==> flow/design.v <==
`timescale 1ns / 1ps
module awstm(
        pps,
        tevt,
        evt,
        rst_n,
        clk
    );
    input pps;
    input [31:0] tevt;
    output [31:0] evt;
    input rst_n;
    input clk;
    reg r_pps, r_awspps;
    reg [26:0] r_tcyc;       
    reg [26:0] r_td;         
    reg [30:0] r_awstm;      
    reg [30:0] r_tmev_next;  
    reg [31:0] r_set_tmev;  
    reg [10:0] r_tcor;       
    reg [10:0] r_tcor_max;   
    reg r_pps_lock;          
    wire evt_pps;            
    parameter [26:0] p_cyc_per_sec  = 27'd9_999;   
    parameter [26:0] p_pps_to       = 27'd14_999;  
    parameter [30:0] p_awstm_max    = 31'd99_999;   
    assign evt = r_set_tmev;
    assign evt_pps = pps & ~r_pps;
    wire [26:0] td_abs;
    wire [25:0] tmp1_td_abs;
    wire [25:0] tmp2_td_abs;
    wire [10:0] tmp_tcor_max;
    assign td_abs = (r_td[26] ? (~r_td + 17'd1): r_td);
    genvar i;
    assign tmp1_td_abs[25] = td_abs[25];  
    generate 
        for(i = 24; i >= 0; i=i-1) begin :g_tmp1_td_abs
            assign tmp1_td_abs[i] = td_abs[i+1] | td_abs[i];  
        end 
    endgenerate
    assign tmp2_td_abs[25] = tmp1_td_abs[25];
    generate
        for(i = 24; i >= 0; i=i-1) begin: g_tmp2_td_abs
            assign tmp2_td_abs[i] = tmp1_td_abs[i+1] ^ tmp1_td_abs[i];
        end
    endgenerate
    assign tmp_tcor_max[2:0] = 3'b000;
    generate 
        for(i = 0; i < 7; i=i+1) begin: g_tmp_tcor_max
            assign tmp_tcor_max[i+3] = tmp2_td_abs[25-i]; 
        end
    endgenerate
    assign tmp_tcor_max[10] = (tmp1_td_abs[20] & !tmp2_td_abs[20] ? 1'b0 : 1'b1); 
    always @(posedge clk or negedge rst_n) begin
        if(rst_n == 1'b0) begin
            r_pps <= 1'b0;
            r_awspps <= 1'b0;
            r_pps_lock <= 1'b0;
            r_tcyc <= 27'd0;
            r_td <= 27'd0;
            r_tcor <= 11'd0;
            r_tcor_max <= 11'd1024;
            r_awstm <= 31'd0;
            r_tmev_next <= 31'd0;
            r_set_tmev <= 32'd0;
        end else begin
            r_pps <= pps;
            r_tcyc <= r_tcyc + 1;
            r_tcor_max <= tmp_tcor_max;
            if(r_tcor >= r_tcor_max) begin
                r_tcor <= 10'd0;
            end else begin
                r_tcor <= r_tcor + 1;
            end
            if(r_tcyc == p_cyc_per_sec) begin
                r_awspps <= 1'b1;
            end else begin
                r_awspps <= 1'b0;
            end
            if(evt_pps) begin
                r_pps_lock <= 1'b1;
                r_tcyc <= 27'd0;
                r_td <= r_td + p_cyc_per_sec + ~r_tcyc + 27'd1;
            end else begin
                if(r_tcyc == p_pps_to) begin  
                    r_pps_lock <= 1'b0;
                    r_tcyc <= (p_pps_to - p_cyc_per_sec);     
                end                
            end
            if(r_awstm >= p_awstm_max) begin
                r_awstm <= 31'd0;
            end else begin
                if(r_tcor == r_tcor_max) begin
                    if(r_td[26]) begin  
                        r_awstm <= r_awstm;
                        r_td <= r_td + 27'd1;
                    end else begin  
                        r_awstm <= r_awstm + 31'd2;
                        r_td <= r_td - 27'd1;
                    end
                end else begin
                    r_awstm <= r_awstm + 31'd1;
                end
            end
            if(r_tmev_next == r_awstm || (r_tmev_next + 31'd1) == r_awstm) begin
                r_set_tmev <= {r_pps_lock, r_awstm};
                r_tmev_next <= r_tmev_next + tevt;
            end
            if(r_tmev_next > p_awstm_max) begin
                r_tmev_next <= r_tmev_next + ~p_awstm_max + 31'd1;
            end             
        end
    end
endmodule
--- tool output ---
From RTL to reports: awstm
Module awstm before and after one edit of its RTL, step after step.
"original" refers to lines of the RTL above, "edited" to lines of the edited file.
"difference" is "edited" less "original", of the values as shown; "rel. change" is that difference over "original", in percent.
Cell names lack the library's common part.
A cell with n/a has no value.

set-up
  top module = awstm
  clock input = clk
  standard-cell library = sky130hd
  corner = tt_025C_1v80

The edit
The edit as a unified diff against the file above.
The edited RTL no longer does the same as the RTL above: the edit was made by script, with no optimisation intended.

begin of diff
@@ -60,5 +60,4 @@
             r_td <= 27'd0;
             r_tcor <= 11'd0;
-            r_tcor_max <= 11'd1024;
             r_awstm <= 31'd0;
             r_tmev_next <= 31'd0;
@@ -67,5 +66,4 @@
             r_pps <= pps;
             r_tcyc <= r_tcyc + 1;
-            r_tcor_max <= tmp_tcor_max;
             if(r_tcor >= r_tcor_max) begin
                 r_tcor <= 10'd0;
@@ -112,3 +110,4 @@
         end
     end
+    always @(*) r_tcor_max = tmp_tcor_max;
 endmodule
end of diff

Word-level counts
Source: Yosys, flattened and elaborated, memories not mapped. Widths are those after wreduce. Registers that Yosys merges into a memory's read port (data or address) are not register bits. Print and check cells do not count. Equal cells are merged and count once.

bit counts
  item                         original  edited  difference  rel. change (%)
  flip-flop bits (word level)  169       161     -8          -4.73
  input port bits              35        35      0           0.00
  output and inout port bits   32        32      0           0.00

operators by class
  item                              original  edited  difference  rel. change (%)
  magnitude comparators             3         3       0           0.00
  equal/unequal tests               5         5       0           0.00
  reductions and logical operators  4         4       0           0.00
  bitwise gates (word level)        17        17      0           0.00
  add/sub/neg operators             14        14      0           0.00
  muxes and demuxes                 16        16      0           0.00

Operator kinds equal on both sides are left out: 31.

Depth
Longest topological path by Yosys (ltp), each cell counted once; first at word level (registers and memories cut), then after technology mapping (sequential cells cut; the memories' decode and read muxes count).

logic depth
  item                          original  edited  difference  rel. change (%)
  depth in word-level cells     8         11      +3          +37.50
  ABC_AREA                      0         0       n/a         n/a
  mapped depth                  15        20      +5          +33.33
  depth with buffers taken out  14        18      +4          +28.57

After synthesis
Source: synth_stat.txt of the flow (Yosys; design flattened, memories mapped). It holds for the ABC_AREA given above (unset counts as 0); a run with the other value may have another netlist.

cells by type
  type      original  edited  difference  rel. change (%)
  nor2_1    142       159     +17         +11.97
  o21ai_1   13        1       -12         -92.31
  inv_1     78        67      -11         -14.10
  o21ai_0   69        80      +11         +15.94
  o31ai_1   6         17      +11         +183.33
  o21bai_1  13        5       -8          -61.54
  dfrtp_1   168       161     -7          -4.17
  nand2_1   120       127     +7          +5.83
  mux2_2    0         7       +7          n/a
  xnor2_1   103       97      -6          -5.83
  a211oi_1  29        23      -6          -20.69
  buf_2     17        23      +6          +35.29
  a31oi_1   15        21      +6          +40.00
  a221o_1   7         1       -6          -85.71
  o21a_1    13        18      +5          +38.46
  or3_1     10        15      +5          +50.00
  and2_1    8         13      +5          +62.50
  o32ai_1   5         0       -5          -100.00

Cell types equal on both sides are left out: 15.
The list need not be complete.

synthesis totals
  item               original  edited   difference  rel. change (%)
  mapped area (um2)  13724.4   14008.4  +284.0      +2.07
  cell count         1587      1645     +58         +3.65
  buffer cells       72        82       +10         +13.89
  flip-flop cells    169       161      -8          -4.73

Worst setup path after synthesis
Source: OpenSTA report_checks on the synthesized netlist (no wires, ideal clock, input and output delay 20% of the period each), path of least setup slack; recovery checks are left aside. Register names are those of the netlist, which keeps one name where synthesis merged equal registers.

timing path post-synthesis
  item                           original           edited                difference  rel. change (%)
  path type                      reg-to-reg         reg-to-reg            n/a         n/a
  start                          register r_td[26]  register r_td[11]     n/a         n/a
  end                            register r_td[25]  register r_awstm[14]  n/a         n/a
  path delay (ps)                3612               4577                  +965        +26.72
  library setup time (ps)        141                132                   -9          n/a
  driving pins on the path       13                 18                    +5          +38.46
  clock period (ps)              6000               6000                  0           0.00
  buffers on the path            1                  1                     0           0.00
  arrival (ps)                   3471               4445                  +974        +28.06
  setup slack (ps)               2388               1423                  -965        n/a
  required time (ps)             5859               5868                  +9          +0.15
  synthesis period reached (ps)  3612               4577                  +965        +26.72

"path delay" = arrival - input delay + setup time.
"driving pins on the path": output pins that drive a net of the path, with the launching flip-flop's if there is one; two outputs of one cell count as two.
"synthesis period reached" = period - worst setup slack (recovery checks aside). The figure is calculated, with input and output delays left at 20% of the set period.
Between the ends stands the longest chain of elaborated cells between them, by number of cells; it is not shown to be the way that was timed. Of several equally long chains one is given.
Each line given opens the expression or statement behind the cell; cells for indexed reads and writes are added by Yosys, which also makes memories of some case tables.
At most two assigning lines are given for a register; there are more.

between the ends, post-synthesis, original
  path through = dfrtp_1 -> clkbuf_1 -> inv_1 -> ha_1 -> a2111oi_0 -> o21a_1 -> o311ai_1 -> a211oi_1 -> o21ai_1 -> a21o_1 -> a2111oi_0 -> a41o_1 -> a221oi_1
  cells in the longest elaborated chain = 3

RTL lines, path post-synthesis, original
  item                RTL line  text
  start: declaration  16        reg [26:0] r_td;
  start: assignment   83        r_td <= r_td + p_cyc_per_sec + ~r_tcyc + 27'd1;
  start: assignment   96        r_td <= r_td + 27'd1;
  two-way mux 27 bit  94        if(r_td[26]) begin
  two-way mux 27 bit  93        if(r_tcor == r_tcor_max) begin
  two-way mux 27 bit  90        if(r_awstm >= p_awstm_max) begin
  end: assignment     83
  end: assignment     96
  end: declaration    16

between the ends, post-synthesis, edited
  path through = dfrtp_1 -> nor4_1 -> nand4_1 -> or4_1 -> or3_1 -> clkbuf_1 -> or3_1 -> nor2_1 -> xnor2_1 -> a31oi_1 -> ha_1 -> nand4b_1 -> nor3_1 -> o211ai_1 -> a211oi_1 -> nand3_1 -> xor2_1 -> nor2_1
  cells in the longest elaborated chain = 11

RTL lines, path post-synthesis, edited
  item                    RTL line  text
  start: declaration      16        reg [26:0] r_td;
  start: assignment       81        r_td <= r_td + p_cyc_per_sec + ~r_tcyc + 27'd1;
  start: assignment       94        r_td <= r_td + 27'd1;
  inverter 26 bit         33        assign td_abs = (r_td[26] ? (~r_td + 17'd1): r_td);
  adder 26 x 1 -> 26 bit  33
  two-way mux 26 bit      33
  bitwise OR 1 bit        38        assign tmp1_td_abs[i] = td_abs[i+1] | td_abs[i];
  bitwise XOR 1 bit       44        assign tmp2_td_abs[i] = tmp1_td_abs[i+1] ^ tmp1_td_abs[i];
  zero test 1 bit         53        assign tmp_tcor_max[10] = (tmp1_td_abs[20] & !tmp2_td_abs[20] ? 1'b0 : 1'b1);
  bitwise AND 1 bit       53
  two-way mux 1 bit       53
  equality test 11 bit    91        if(r_tcor == r_tcor_max) begin
  two-way mux 31 bit      91
  two-way mux 31 bit      88        if(r_awstm >= p_awstm_max) begin
  end: assignment         93        r_awstm <= r_awstm;
  end: assignment         96        r_awstm <= r_awstm + 31'd2;
  end: declaration        17        reg [30:0] r_awstm;

Path in the finished layout
From the final timing report of the runs of set A: the path of least setup slack in the routed layout; clock arrival at registers is part of the times.
The report prints the path's times to 10 ps; the period is as set.

timing path after layout
  item                      original                  edited                difference  rel. change (%)
  path type                 input-to-reg              reg-to-reg            n/a         n/a
  start                     input port tevt[5]        register r_td[15]     n/a         n/a
  end                       register r_tmev_next[30]  register r_awstm[10]  n/a         n/a
  input delay (ps)          1200                      n/a                   n/a         n/a
  arrival (ps)              4460                      5270                  +810        +18.16
  clock period (ps)         6000                      6000                  0           0.00
  required time (ps)        6300                      6300                  0           0.00
  setup slack (ps)          1840                      1040                  -800        n/a
  driving pins on the path  11                        18                    +7          +63.64
  library setup time (ps)   140                       130                   -10         n/a
  buffers on the path       1                         1                     0           0.00

Between the ends stands the longest chain of elaborated cells between them, by number of cells; it is not shown to be the way that was timed. Of several equally long chains one is given.
At most two assigning lines are given for a register; there are more.

between the ends, after layout, original
  path through = clkdlybuf4s50_1 -> ha_1 -> a2111oi_0 -> a211oi_1 -> nor3_1 -> o31a_1 -> o211ai_1 -> nor2_1 -> nor3_1 -> a311oi_1 -> o21ai_1
  cells in the longest elaborated chain = 3

RTL lines, path after layout, original
  item                RTL line  text
  start: declaration  10        input [31:0] tevt;
  adder 31 bit        107       r_tmev_next <= r_tmev_next + tevt;
  two-way mux 31 bit  105       if(r_tmev_next == r_awstm || (r_tmev_next + 31'd1) == r_awstm) begin
  two-way mux 31 bit  109       if(r_tmev_next > p_awstm_max) begin
  end: assignment     107
  end: assignment     110       r_tmev_next <= r_tmev_next + ~p_awstm_max + 31'd1;
  end: declaration    18        reg [30:0] r_tmev_next;

between the ends, after layout, edited
  path through = dfrtp_1 -> nor4_1 -> nand4_1 -> or4_1 -> or3_1 -> or3_1 -> nor2_1 -> xnor2_1 -> a31oi_1 -> ha_1 -> nand4b_1 -> nor3_1 -> buf_4 -> nand2b_1 -> a211oi_1 -> nand3_1 -> xor2_1 -> nor2_1
  cells in the longest elaborated chain = 11

RTL lines, path after layout, edited
  item                    RTL line  text
  start: declaration      16        reg [26:0] r_td;
  start: assignment       81        r_td <= r_td + p_cyc_per_sec + ~r_tcyc + 27'd1;
  start: assignment       94        r_td <= r_td + 27'd1;
  inverter 26 bit         33        assign td_abs = (r_td[26] ? (~r_td + 17'd1): r_td);
  adder 26 x 1 -> 26 bit  33
  two-way mux 26 bit      33
  bitwise OR 1 bit        38        assign tmp1_td_abs[i] = td_abs[i+1] | td_abs[i];
  bitwise XOR 1 bit       44        assign tmp2_td_abs[i] = tmp1_td_abs[i+1] ^ tmp1_td_abs[i];
  zero test 1 bit         53        assign tmp_tcor_max[10] = (tmp1_td_abs[20] & !tmp2_td_abs[20] ? 1'b0 : 1'b1);
  bitwise AND 1 bit       53
  two-way mux 1 bit       53
  equality test 11 bit    91        if(r_tcor == r_tcor_max) begin
  two-way mux 31 bit      91
  two-way mux 31 bit      88        if(r_awstm >= p_awstm_max) begin
  end: assignment         93        r_awstm <= r_awstm;
  end: assignment         96        r_awstm <= r_awstm + 31'd2;
  end: declaration        17        reg [30:0] r_awstm;

Layout results
Both versions went through the flow (Yosys, OpenROAD) with the same settings in each pair. Constraints: input delay and output delay 20% of the set period each, output load 0.01 pF.

flow settings, set A
  CORE_UTILIZATION = 40
  PLACE_DENSITY = 0.6
  period_ns = 6.0
  CAP_MARGIN = 20
  CORE_MARGIN = 2
  SLEW_MARGIN = 20

results, set A
  item                                   original  edited   difference  rel. change (%)
  achieved period (ps)                   4159      4964     +805        +19.36
  post-synthesis cell area (um2)         13724.4   14008.4  +284.0      +2.07
  worst setup slack after layout (ps)    1841      1036     -805        n/a
  overall die area (um2)                 35808.0   36534.5  +726.5      +2.03
  standard-cell area after layout (um2)  15299.7   15606.2  +306.5      +2.00

flow settings, set B
  CORE_UTILIZATION = 64
  CTS_CLUSTER_DIAMETER = 334
  CTS_CLUSTER_SIZE = 65
  MAX_ROUTING_LAYER = met5
  MIN_ROUTING_LAYER = met1
  PLACE_DENSITY = 0.9
  SETUP_SLACK_MARGIN = 0.51
  SLEW_MARGIN = 0
  period_ns = 3.41
  CAP_MARGIN = 20
  CORE_MARGIN = 2

results, set B
  item                                   original  edited   difference  rel. change (%)
  achieved period (ps)                   3708      4879     +1171       +31.58
  post-synthesis cell area (um2)         13724.4   14008.4  +284.0      +2.07
  worst setup slack after layout (ps)    -298      -1469    -1171       n/a
  overall die area (um2)                 22632.2   23087.3  +455.1      +2.01
  standard-cell area after layout (um2)  18129.9   18586.6  +456.7      +2.52

"achieved period" means the clock period less the worst setup slack. The figure is calculated, with input and output delays left at 20% of the set period.
--- end ---
